==> flow/design.v <==
module coeff_selector #(
    parameter TAP_WIDTH      = 32,
    parameter FF_TAP_COUNT   = 4,
    parameter FB_TAP_COUNT   = 3,
    parameter NUM_LP_FILTERS   = 20
)
(
    input  logic [8:0]           filter_index,   
    output logic [FF_TAP_COUNT*TAP_WIDTH-1:0]   B_flat,        
    output logic [FB_TAP_COUNT*TAP_WIDTH-1:0]   A_flat         
);
    logic signed [TAP_WIDTH-1:0] mem [0:NUM_LP_FILTERS*2*FF_TAP_COUNT-1];
    initial begin
        mem[0*8+0*4+0] = 2;
        mem[0*8+0*4+1] = 6;
        mem[0*8+0*4+2] = 6;
        mem[0*8+0*4+3] = 2;
        mem[0*8+1*4+0] = -22432;
        mem[0*8+1*4+1] = 20560;
        mem[0*8+1*4+2] = -6303;
        mem[0*8+1*4+3] = 0;
        mem[1*8+0*4+0] = 14;
        mem[1*8+0*4+1] = 43;
        mem[1*8+0*4+2] = 43;
        mem[1*8+0*4+3] = 14;
        mem[1*8+1*4+0] = -20298;
        mem[1*8+1*4+1] = 17066;
        mem[1*8+1*4+2] = -4845;
        mem[1*8+1*4+3] = 0;
        mem[2*8+0*4+0] = 43;
        mem[2*8+0*4+1] = 130;
        mem[2*8+0*4+2] = 130;
        mem[2*8+0*4+3] = 43;
        mem[2*8+1*4+0] = -18179;
        mem[2*8+1*4+1] = 14050;
        mem[2*8+1*4+2] = -3715;
        mem[2*8+1*4+3] = 0;
        mem[3*8+0*4+0] = 92;
        mem[3*8+0*4+1] = 278;
        mem[3*8+0*4+2] = 278;
        mem[3*8+0*4+3] = 92;
        mem[3*8+1*4+0] = -16080;
        mem[3*8+1*4+1] = 11468;
        mem[3*8+1*4+2] = -2837;
        mem[3*8+1*4+3] = 0;
        mem[4*8+0*4+0] = 164;
        mem[4*8+0*4+1] = 493;
        mem[4*8+0*4+2] = 493;
        mem[4*8+0*4+3] = 164;
        mem[4*8+1*4+0] = -14004;
        mem[4*8+1*4+1] = 9282;
        mem[4*8+1*4+2] = -2154;
        mem[4*8+1*4+3] = 0;
        mem[5*8+0*4+0] = 259;
        mem[5*8+0*4+1] = 778;
        mem[5*8+0*4+2] = 778;
        mem[5*8+0*4+3] = 259;
        mem[5*8+1*4+0] = -11952;
        mem[5*8+1*4+1] = 7457;
        mem[5*8+1*4+2] = -1620;
        mem[5*8+1*4+3] = 0;
        mem[6*8+0*4+0] = 378;
        mem[6*8+0*4+1] = 1136;
        mem[6*8+0*4+2] = 1136;
        mem[6*8+0*4+3] = 378;
        mem[6*8+1*4+0] = -9922;
        mem[6*8+1*4+1] = 5962;
        mem[6*8+1*4+2] = -1201;
        mem[6*8+1*4+3] = 0;
        mem[7*8+0*4+0] = 523;
        mem[7*8+0*4+1] = 1569;
        mem[7*8+0*4+2] = 1569;
        mem[7*8+0*4+3] = 523;
        mem[7*8+1*4+0] = -7911;
        mem[7*8+1*4+1] = 4773;
        mem[7*8+1*4+2] = -868;
        mem[7*8+1*4+3] = 0;
        mem[8*8+0*4+0] = 692;
        mem[8*8+0*4+1] = 2078;
        mem[8*8+0*4+2] = 2078;
        mem[8*8+0*4+3] = 692;
        mem[8*8+1*4+0] = -5918;
        mem[8*8+1*4+1] = 3868;
        mem[8*8+1*4+2] = -599;
        mem[8*8+1*4+3] = 0;
        mem[9*8+0*4+0] = 888;
        mem[9*8+0*4+1] = 2666;
        mem[9*8+0*4+2] = 2666;
        mem[9*8+0*4+3] = 888;
        mem[9*8+1*4+0] = -3937;
        mem[9*8+1*4+1] = 3232;
        mem[9*8+1*4+2] = -376;
        mem[9*8+1*4+3] = 0;
        mem[10*8+0*4+0] = 1112;
        mem[10*8+0*4+1] = 3337;
        mem[10*8+0*4+2] = 3337;
        mem[10*8+0*4+3] = 1112;
        mem[10*8+1*4+0] = -1966;
        mem[10*8+1*4+1] = 2855;
        mem[10*8+1*4+2] = -181;
        mem[10*8+1*4+3] = 0;
        mem[11*8+0*4+0] = 1365;
        mem[11*8+0*4+1] = 4095;
        mem[11*8+0*4+2] = 4095;
        mem[11*8+0*4+3] = 1365;
        mem[11*8+1*4+0] = -0;
        mem[11*8+1*4+1] = 2730;
        mem[11*8+1*4+2] = -0;
        mem[11*8+1*4+3] = 0;
        mem[12*8+0*4+0] = 1649;
        mem[12*8+0*4+1] = 4948;
        mem[12*8+0*4+2] = 4948;
        mem[12*8+0*4+3] = 1649;
        mem[12*8+1*4+0] = 1966;
        mem[12*8+1*4+1] = 2855;
        mem[12*8+1*4+2] = 181;
        mem[12*8+1*4+3] = 0;
        mem[13*8+0*4+0] = 1967;
        mem[13*8+0*4+1] = 5901;
        mem[13*8+0*4+2] = 5901;
        mem[13*8+0*4+3] = 1967;
        mem[13*8+1*4+0] = 3937;
        mem[13*8+1*4+1] = 3232;
        mem[13*8+1*4+2] = 376;
        mem[13*8+1*4+3] = 0;
        mem[14*8+0*4+0] = 2322;
        mem[14*8+0*4+1] = 6966;
        mem[14*8+0*4+2] = 6966;
        mem[14*8+0*4+3] = 2322;
        mem[14*8+1*4+0] = 5918;
        mem[14*8+1*4+1] = 3868;
        mem[14*8+1*4+2] = 599;
        mem[14*8+1*4+3] = 0;
        mem[15*8+0*4+0] = 2718;
        mem[15*8+0*4+1] = 8154;
        mem[15*8+0*4+2] = 8154;
        mem[15*8+0*4+3] = 2718;
        mem[15*8+1*4+0] = 7911;
        mem[15*8+1*4+1] = 4773;
        mem[15*8+1*4+2] = 868;
        mem[15*8+1*4+3] = 0;
        mem[16*8+0*4+0] = 3159;
        mem[16*8+0*4+1] = 9479;
        mem[16*8+0*4+2] = 9479;
        mem[16*8+0*4+3] = 3159;
        mem[16*8+1*4+0] = 9922;
        mem[16*8+1*4+1] = 5962;
        mem[16*8+1*4+2] = 1201;
        mem[16*8+1*4+3] = 0;
        mem[17*8+0*4+0] = 3652;
        mem[17*8+0*4+1] = 10958;
        mem[17*8+0*4+2] = 10958;
        mem[17*8+0*4+3] = 3652;
        mem[17*8+1*4+0] = 11952;
        mem[17*8+1*4+1] = 7457;
        mem[17*8+1*4+2] = 1620;
        mem[17*8+1*4+3] = 0;
        mem[18*8+0*4+0] = 4204;
        mem[18*8+0*4+1] = 12612;
        mem[18*8+0*4+2] = 12612;
        mem[18*8+0*4+3] = 4204;
        mem[18*8+1*4+0] = 14004;
        mem[18*8+1*4+1] = 9282;
        mem[18*8+1*4+2] = 2154;
        mem[18*8+1*4+3] = 0;
        mem[19*8+0*4+0] = 4822;
        mem[19*8+0*4+1] = 14467;
        mem[19*8+0*4+2] = 14467;
        mem[19*8+0*4+3] = 4822;
        mem[19*8+1*4+0] = 16080;
        mem[19*8+1*4+1] = 11468;
        mem[19*8+1*4+2] = 2837;
        mem[19*8+1*4+3] = 0;
    end
    always_comb begin
        B_flat = '0;
        A_flat = '0;
        if (filter_index < NUM_LP_FILTERS) begin
            B_flat[0*TAP_WIDTH +: TAP_WIDTH] = mem[filter_index*8+0*4+0];
            B_flat[1*TAP_WIDTH +: TAP_WIDTH] = mem[filter_index*8+0*4+1];
            B_flat[2*TAP_WIDTH +: TAP_WIDTH] = mem[filter_index*8+0*4+2];
            B_flat[3*TAP_WIDTH +: TAP_WIDTH] = mem[filter_index*8+0*4+3];
            A_flat[0*TAP_WIDTH +: TAP_WIDTH] = mem[filter_index*8+1*4+0];
            A_flat[1*TAP_WIDTH +: TAP_WIDTH] = mem[filter_index*8+1*4+1];
            A_flat[2*TAP_WIDTH +: TAP_WIDTH] = mem[filter_index*8+1*4+2];
        end
    end
endmodule
module iir_filter 
#(
    parameter DATA_IN_WIDTH  = 16,
    parameter DATA_OUT_WIDTH = 32,
    parameter TAP_WIDTH      = 16,
    parameter FF_TAP_COUNT   = 4,
    parameter FB_TAP_COUNT   = 3
)
(
    input  wire                               clk,
    input  wire                               reset_n,
    input  wire   signed [DATA_IN_WIDTH-1:0]  data_in,
    output wire    signed [DATA_OUT_WIDTH-1:0] data_out,
    input  wire   [FF_TAP_COUNT*TAP_WIDTH-1:0] B_flat,
    input  wire   [FB_TAP_COUNT*TAP_WIDTH-1:0] A_flat
);
    reg signed [DATA_IN_WIDTH-1:0] x_delay [0:FF_TAP_COUNT-2];
    reg signed [DATA_OUT_WIDTH-1:0] y_delay [0:FF_TAP_COUNT-2];
    wire signed [DATA_OUT_WIDTH-1:0] w_product_a [0:FB_TAP_COUNT-1];
    wire signed [DATA_OUT_WIDTH-1:0] w_product_b [0:FF_TAP_COUNT-1];
    integer i, j;
    wire signed [DATA_OUT_WIDTH-1:0] sum;
    reg signed [DATA_IN_WIDTH-1:0] r_x;
    reg signed [DATA_OUT_WIDTH-1:0] data_out_reg;
    wire signed [TAP_WIDTH-1:0] B [0:FF_TAP_COUNT-1] ;
    wire signed [TAP_WIDTH-1:0] A [0:FB_TAP_COUNT-1] ;
    generate
        genvar k;
        for (k = 0; k < FF_TAP_COUNT; k = k + 1) begin : b_unpack
            assign B[k] = B_flat[k*TAP_WIDTH +: TAP_WIDTH];
        end
        for (k = 0; k < FB_TAP_COUNT; k = k + 1) begin : a_unpack
            assign A[k] = A_flat[k*TAP_WIDTH +: TAP_WIDTH];
        end
    endgenerate
    always @(posedge clk or negedge reset_n) begin
        if (!reset_n) begin
            for (i = 0; i < FF_TAP_COUNT-1; i = i + 1)
                x_delay[i] <= 0;
            for (j = 0; j < FF_TAP_COUNT-1; j = j + 1)
                y_delay[j] <= 0;
            r_x <= 0;
            data_out_reg <= 0;
        end else begin
            r_x <= data_in;
            for (i = 1; i < FF_TAP_COUNT-1; i = i + 1)
                x_delay[i] <= x_delay[i-1];
            x_delay[0] <= r_x;
            for (j = 1; j < FF_TAP_COUNT-1; j = j + 1)
                y_delay[j] <= y_delay[j-1];
            y_delay[0] <= sum >>> TAP_WIDTH-3;
            data_out_reg <= sum >>> TAP_WIDTH-3;
        end
    end
    generate
		 genvar o;
		 for (o = 0; o < FB_TAP_COUNT; o = o + 1) begin : a_loop
		 assign w_product_a[o] = (-(A[o]) * y_delay[o]);
		 end
    endgenerate
    generate
		 genvar c;
		 for (c = 1; c < FF_TAP_COUNT; c = c + 1) begin : b_loop
		 assign w_product_b[c] = B[c] * x_delay[c-1];
		 end
    endgenerate
    assign w_product_b[0] = B[0] * r_x;
    wire signed [DATA_OUT_WIDTH-1:0] sum_a = w_product_a[0]+w_product_a[1]+w_product_a[2];
    wire signed [DATA_OUT_WIDTH-1:0] sum_b = w_product_b[0]+w_product_b[1]+w_product_b[2]+w_product_b[3];
    assign sum = sum_a + sum_b;
    assign data_out = data_out_reg;
endmodule
module iir_variable_filter
#(
    parameter DATA_IN_WIDTH  = 16,
    parameter DATA_OUT_WIDTH = 32,
    parameter TAP_WIDTH      = 16,
    parameter FF_TAP_COUNT   = 4,
    parameter FB_TAP_COUNT   = 3,
    parameter NUM_LP_FILTERS = 20
)
(
    input  wire                               clk,
    input  wire                               reset_n,
    input  wire        [8:0]                  filter_index,
    input  wire signed [DATA_IN_WIDTH-1:0]    data_in,
    output wire signed [DATA_OUT_WIDTH-1:0]   data_out
);
    wire [FF_TAP_COUNT*TAP_WIDTH-1:0] B_flat;
    wire [FB_TAP_COUNT*TAP_WIDTH-1:0] A_flat;
    coeff_selector #(
        .TAP_WIDTH(TAP_WIDTH),
        .FF_TAP_COUNT(FF_TAP_COUNT),
        .FB_TAP_COUNT(FB_TAP_COUNT),
        .NUM_LP_FILTERS(NUM_LP_FILTERS)
    ) coeff_sel (
        .filter_index(filter_index),
        .B_flat(B_flat),
        .A_flat(A_flat)
    );
    iir_filter #(
        .DATA_IN_WIDTH(DATA_IN_WIDTH),
        .DATA_OUT_WIDTH(DATA_OUT_WIDTH),
        .TAP_WIDTH(TAP_WIDTH),
        .FF_TAP_COUNT(FF_TAP_COUNT),
        .FB_TAP_COUNT(FB_TAP_COUNT)
    ) IIR (
        .clk(clk),
        .reset_n(reset_n),
        .data_in(data_in),
        .data_out(data_out),
        .B_flat(B_flat),
        .A_flat(A_flat)
    );
endmodule
Reports on iir_variable_filter. What the tools print for iir_variable_filter, step after step. Lines are those of the file above, counted from 1. A cell with n/a has no value.

Design top: iir_variable_filter. Clock port: clk. Cell library: sky130hd. Library corner: tt_025C_1v80.

After elaboration. Source: Yosys, flattened and elaborated. Widths are those after wreduce; folded enables and synchronous resets count as part of the registers. Registers that Yosys merges into a memory's read port (data or address) are not register bits. Print and check cells do not count. Equal cells are merged and count once. Yosys's memory passes give these memory sizes; they may raise the number of words (mostly to a power of two), join words into wider ones and drop unused or constant bits.

Register bits after elaboration: 121. The entry for bits in read-only memories reads 2560. The entry for memories reads 1. For input port bits the number is 27. Under output and inout bits stands 32. For cells after elaboration the number is 38.

The entry for add/subtract/negate cells reads 15. Under multiply operators stands 7. Magnitude comparators: 1. The figure for muxes and demuxes is 7.

Memories: coeff_sel.mem (words 160, width 16, rd ports 7, wr ports 0, RTL line 12) `logic signed [TAP_WIDTH-1:0] mem [0:NUM_LP_FILTERS*2*FF_TAP_COUNT-1];`.

Operators by type and width (number): multiplier 16 x 16 -> 32 bit (4); multiplier 32 x 19 -> 32 bit (3); adder 32 bit (6); 2-to-1 mux 16 bit (7); negation 16 -> 32 bit (3); adder 8 x 2 -> 8 bit with constant B (3); adder 8 x 1 -> 8 bit with constant B (2); less-than comparator 9 x 5 -> 1 bit with constant B (1); adder 8 x 3 -> 8 bit with constant B (1).

Longest topological paths. Yosys ltp: most cells in a row. Word level: on the elaborated netlist, between registers, memories and ports. Mapped: between sequential cells and ports; inverters and the memories' decode and read muxes count.

The figure for depth after elaboration is 7. The figure for ABC_AREA is 0. Under depth in mapped cells stands 49. The entry for depth with buffers taken out reads 47.

Mapped cells and area. Yosys stat after the flow's synthesis: flattened, memories mapped to cells. It holds for the ABC_AREA given above (unset counts as 0); a run with the other value may have another netlist. Totals and module areas in this step are rounded.

Cell count: 8032. Under cell area after synthesis stands 74600 µm². The entry for area of sequential cells reads 3030 µm². Flip-flops: 121. The figure for buffer cells is 388.

Cells by type: sky130_fd_sc_hd__fa_1 (number 2006, total area 4.02E+04 µm²); sky130_fd_sc_hd__inv_1 (number 2336, total area 8768.41 µm²); sky130_fd_sc_hd__ha_1 (number 581, total area 7.27E+03 µm²); sky130_fd_sc_hd__and2_1 (number 736, total area 4.6E+03 µm²); sky130_fd_sc_hd__nand2_1 (number 1114, total area 4181.51 µm²); sky130_fd_sc_hd__dfrtp_1 (number 121, total area 3.03E+03 µm²); sky130_fd_sc_hd__clkbuf_1 (number 339, total area 1272.47 µm²); sky130_fd_sc_hd__xnor2_1 (number 135, total area 1.18E+03 µm²); sky130_fd_sc_hd__nand2b_1 (number 84, total area 525.504 µm²); sky130_fd_sc_hd__nor2b_1 (number 60, total area 375.36 µm²); sky130_fd_sc_hd__and3_1 (number 56, total area 350.336 µm²); sky130_fd_sc_hd__nor2_1 (number 91, total area 341.578 µm²); sky130_fd_sc_hd__a21oi_1 (number 62, total area 310.298 µm²); sky130_fd_sc_hd__o21ai_0 (number 44, total area 220.211 µm²); sky130_fd_sc_hd__xor2_1 (number 25, total area 218.96 µm²); sky130_fd_sc_hd__buf_4 (number 18, total area 135.13 µm²); sky130_fd_sc_hd__nor3_1 (number 23, total area 115.11 µm²); sky130_fd_sc_hd__buf_6 (number 10, total area 112.608 µm²).

Not listed: further types 66, cells in them 191. The figures by module come from a second, unflattened synthesis with its own total; it is not the netlist above.

The entry for cell total of the unflattened synthesis reads 8801. Under area (unflattened synthesis) stands 83400 µm².

Each row is one instance without its submodules.

By module: iir_filter (times used 1, cells 8393, area 80900 µm², seq. area 3030 µm²); coeff_selector (times used 1, cells 408, area 2510 µm², seq. area 0.0 µm²); iir_variable_filter (times used 1, cells 0, area 0.0 µm², seq. area 0.0 µm²).

Path before layout. Source: OpenSTA report_checks on the synthesized netlist (no wires, ideal clock, input and output delay 20% of the period each), path of least setup slack; recovery checks are left aside. Register names are those of the netlist, which keeps one name where synthesis merged equal registers.

Path type: in2reg. Start: in filter_index[1]. End: reg IIR.y_delay[0][18]. Under clock period stands 15000 ps. The entry for input delay reads 3000 ps. Under setup time stands 134 ps. Under launch time at the first pin stands 3000 ps. Arrival time: 14491 ps. Required time: 14866 ps. For slack the number is 375 ps. The entry for path delay reads 11625 ps. Stages on the path: 46. The entry for path buffers reads 5. The figure for synthesis period reached is 14625 ps.

"path delay" is the arrival time less input delay plus setup time. "stages on the path" counts driving pins, that of a launching flip-flop among them; a cell with two outputs on the path counts twice. "synthesis period reached" = period - worst setup slack (recovery checks aside). The figure is calculated, with input and output delays left at 20% of the set period. Between the ends stands the longest chain of elaborated cells between them, by number of cells; it is not shown to be the way that was timed. Of several equally long chains one is given. A line is the first line of the expression or statement that the cell stems from. Yosys adds cells for indexed reads and writes and turns some case tables into memories. A memory read counts as a cell of the chain, while the word-level depth stops at memories. At most two assigning lines are given for a register; there are more.

Path through: sky130_fd_sc_hd__buf_2 -> sky130_fd_sc_hd__inv_1 -> sky130_fd_sc_hd__ha_1 -> sky130_fd_sc_hd__buf_2 -> sky130_fd_sc_hd__or2_4 -> sky130_fd_sc_hd__o311a_1 -> sky130_fd_sc_hd__o31ai_4 -> sky130_fd_sc_hd__nand3_2 -> sky130_fd_sc_hd__nand2b_4 -> sky130_fd_sc_hd__or2_4 -> sky130_fd_sc_hd__clkbuf_1 -> sky130_fd_sc_hd__clkbuf_1 -> sky130_fd_sc_hd__ha_1 -> sky130_fd_sc_hd__clkbuf_1 -> sky130_fd_sc_hd__nand2b_1 -> sky130_fd_sc_hd__fa_1 -> sky130_fd_sc_hd__inv_1 -> sky130_fd_sc_hd__fa_1 -> [10 not listed] -> sky130_fd_sc_hd__fa_1 -> sky130_fd_sc_hd__fa_1 -> sky130_fd_sc_hd__inv_1 -> sky130_fd_sc_hd__fa_1 -> sky130_fd_sc_hd__inv_1 -> sky130_fd_sc_hd__ha_1 -> sky130_fd_sc_hd__a21o_1 -> sky130_fd_sc_hd__a21o_1 -> sky130_fd_sc_hd__a221oi_1 -> sky130_fd_sc_hd__o21ai_1 -> sky130_fd_sc_hd__a31oi_1 -> sky130_fd_sc_hd__o22ai_1 -> sky130_fd_sc_hd__a221o_1 -> sky130_fd_sc_hd__a21oi_1 -> sky130_fd_sc_hd__o21bai_1 -> sky130_fd_sc_hd__a21o_1 -> sky130_fd_sc_hd__a21oi_1 -> sky130_fd_sc_hd__xnor3_1. Cells in the longest elaborated chain: 9. For elaborated cells between the ends (all ways) the number is 31. Those cells by class: add/sub: 15; mul: 7; compare: 1; mux: 7; memory: 1.

RTL lines, path post-synthesis: from (decl) (RTL line 273) `input  wire        [8:0]                  filter_index,`; adder 8 x 3 -> 8 bit (RTL line 184) `A_flat[1*TAP_WIDTH +: TAP_WIDTH] = mem[filter_index*8+1*4+1];`; adder 8 x 1 -> 8 bit (RTL line 184); memory (160 x 16 bit) (RTL line 12) `logic signed [TAP_WIDTH-1:0] mem [0:NUM_LP_FILTERS*2*FF_TAP_COUNT-1];`; 2-to-1 mux 16 bit (RTL line 178) `if (filter_index < NUM_LP_FILTERS) begin`; negation 16 -> 32 bit (RTL line 246); multiplier 32 x 19 -> 32 bit (RTL line 246); adder 32 bit (2 in a row) (RTL line 256); adder 32 bit (RTL line 258) `assign sum = sum_a + sum_b;`; to (assign) (RTL line 238) `y_delay[j] <= y_delay[j-1];`; to (assign) (RTL line 239) `y_delay[0] <= sum >>> TAP_WIDTH-3;`; to (decl) (RTL line 206) `reg signed [DATA_OUT_WIDTH-1:0] y_delay [0:FF_TAP_COUNT-2];`.

Worst path after layout. Path of least setup slack in the final report of entry A (OpenROAD, finished layout, wires in). Where an end is a register, its clock arrival counts in the times. The path's times are printed in steps of 10 ps; the period is the one set.

Path type: in2reg. Start: in filter_index[0]. End: reg IIR.y_delay[0][18]. Under clock period stands 23300 ps. The entry for input delay reads 4660 ps. Under setup time stands 120 ps. Under launch time at the first pin stands 4660 ps. Arrival time: 18790 ps. Required time: 23760 ps. For slack the number is 4970 ps. Stages on the path: 42. The entry for path buffers reads 4.

Between the ends stands the longest chain of elaborated cells between them, by number of cells; it is not shown to be the way that was timed. Of several equally long chains one is given. A memory read counts as a cell of the chain, while the word-level depth stops at memories. At most two assigning lines are given for a register; there are more.

Path through: sky130_fd_sc_hd__clkdlybuf4s50_1 -> sky130_fd_sc_hd__buf_4 -> sky130_fd_sc_hd__clkinvlp_4 -> sky130_fd_sc_hd__ha_4 -> sky130_fd_sc_hd__o31ai_2 -> sky130_fd_sc_hd__nand2_1 -> sky130_fd_sc_hd__a31oi_1 -> sky130_fd_sc_hd__nand2b_1 -> sky130_fd_sc_hd__a21o_2 -> sky130_fd_sc_hd__or2_4 -> sky130_fd_sc_hd__a21boi_2 -> sky130_fd_sc_hd__buf_4 -> sky130_fd_sc_hd__and2_1 -> sky130_fd_sc_hd__fa_1 -> sky130_fd_sc_hd__fa_1 -> sky130_fd_sc_hd__fa_1 -> sky130_fd_sc_hd__inv_1 -> sky130_fd_sc_hd__fa_1 -> [6 not listed] -> sky130_fd_sc_hd__fa_1 -> sky130_fd_sc_hd__inv_1 -> sky130_fd_sc_hd__fa_1 -> sky130_fd_sc_hd__inv_1 -> sky130_fd_sc_hd__ha_1 -> sky130_fd_sc_hd__a2111oi_0 -> sky130_fd_sc_hd__o21ai_0 -> sky130_fd_sc_hd__a21oi_1 -> sky130_fd_sc_hd__o21ai_1 -> sky130_fd_sc_hd__a31oi_2 -> sky130_fd_sc_hd__o22ai_1 -> sky130_fd_sc_hd__buf_4 -> sky130_fd_sc_hd__a221o_1 -> sky130_fd_sc_hd__a21oi_1 -> sky130_fd_sc_hd__o21bai_1 -> sky130_fd_sc_hd__a21o_1 -> sky130_fd_sc_hd__a21oi_1 -> sky130_fd_sc_hd__xnor3_1. Cells in the longest elaborated chain: 9. For elaborated cells between the ends (all ways) the number is 31. Those cells by class: add/sub: 15; mul: 7; compare: 1; mux: 7; memory: 1.

RTL lines, path after layout: from (decl) (RTL line 273) `input  wire        [8:0]                  filter_index,`; adder 8 x 3 -> 8 bit (RTL line 184) `A_flat[1*TAP_WIDTH +: TAP_WIDTH] = mem[filter_index*8+1*4+1];`; adder 8 x 1 -> 8 bit (RTL line 184); memory (160 x 16 bit) (RTL line 12) `logic signed [TAP_WIDTH-1:0] mem [0:NUM_LP_FILTERS*2*FF_TAP_COUNT-1];`; 2-to-1 mux 16 bit (RTL line 178) `if (filter_index < NUM_LP_FILTERS) begin`; negation 16 -> 32 bit (RTL line 246); multiplier 32 x 19 -> 32 bit (RTL line 246); adder 32 bit (2 in a row) (RTL line 256); adder 32 bit (RTL line 258) `assign sum = sum_a + sum_b;`; to (assign) (RTL line 238) `y_delay[j] <= y_delay[j-1];`; to (assign) (RTL line 239) `y_delay[0] <= sum >>> TAP_WIDTH-3;`; to (decl) (RTL line 206) `reg signed [DATA_OUT_WIDTH-1:0] y_delay [0:FF_TAP_COUNT-2];`.

Hand-over note for iir_variable_filter

Settings and measured results of 3 stored flow runs for module iir_variable_filter (sky130hd), not sorted in any way. The constraints put input and output delay at 20% of the set period each and load the outputs with 0.01 pF. "period reached" means the clock period less the worst setup slack. The figure is calculated, with input and output delays left at 20% of the set period. "worst setup path time" means the part of the period allowed to the worst setup path (the constraints hold back 20% at inputs and 20% at outputs) less its slack; where the path has registers, the arrival times of their clocks count too. "worst setup path time" is known to 10 ps. Values from the reports are rounded here.

Entry A has these settings: CORE_ASPECT_RATIO 1.01; CORE_MARGIN 2; CORE_UTILIZATION 16; CTS_CLUSTER_DIAMETER 172; MIN_ROUTING_LAYER met2; SETUP_SLACK_MARGIN 4.32; TNS_END_PERCENT 90; period_ns 23.3; CAP_MARGIN 20; SLEW_MARGIN 20. The period reached reads 18,332 ps. The Yosys chip area after synthesis comes to 74,600 µm². The measured die area is 472,000 µm². The setup TNS stands at 0 ps. The measured final worst hold slack is 390 ps. The standard-cell area of the final layout reads 83,900 µm². The worst setup path time reads 13,670 ps. Worst setup path kind: in2reg. The measured setup slack of the worst path is 4,970 ps. The final design utilization comes to 0.18.

Entry B has these settings: CELL_PAD_IN_SITES_DETAIL_PLACEMENT 2; CORE_UTILIZATION 49; CTS_CLUSTER_DIAMETER 371; GPL_TIMING_DRIVEN 0; MIN_ROUTING_LAYER met1; PLACE_DENSITY_LB_ADDON 0.21; SETUP_SLACK_MARGIN 0.48; TNS_END_PERCENT 55; period_ns 10.8; CAP_MARGIN 20; CORE_MARGIN 2; SLEW_MARGIN 20. Outcome: unfinished; error DPL-0033 in clock tree synthesis.

Entry C has these settings: ABC_AREA 1; CELL_PAD_IN_SITES_DETAIL_PLACEMENT 1; CELL_PAD_IN_SITES_GLOBAL_PLACEMENT 1; CORE_ASPECT_RATIO 0.65; CORE_MARGIN 8; CORE_UTILIZATION 40; CTS_CLUSTER_DIAMETER 337; GPL_TIMING_DRIVEN 0; HOLD_SLACK_MARGIN 0.02; MAX_ROUTING_LAYER met4; MIN_ROUTING_LAYER met2; PLACE_DENSITY_LB_ADDON 0.03; SETUP_SLACK_MARGIN 1.47; period_ns 10.6; CAP_MARGIN 20; SLEW_MARGIN 20. Outcome: unfinished; error GRT-0116 in routing.

End of note.
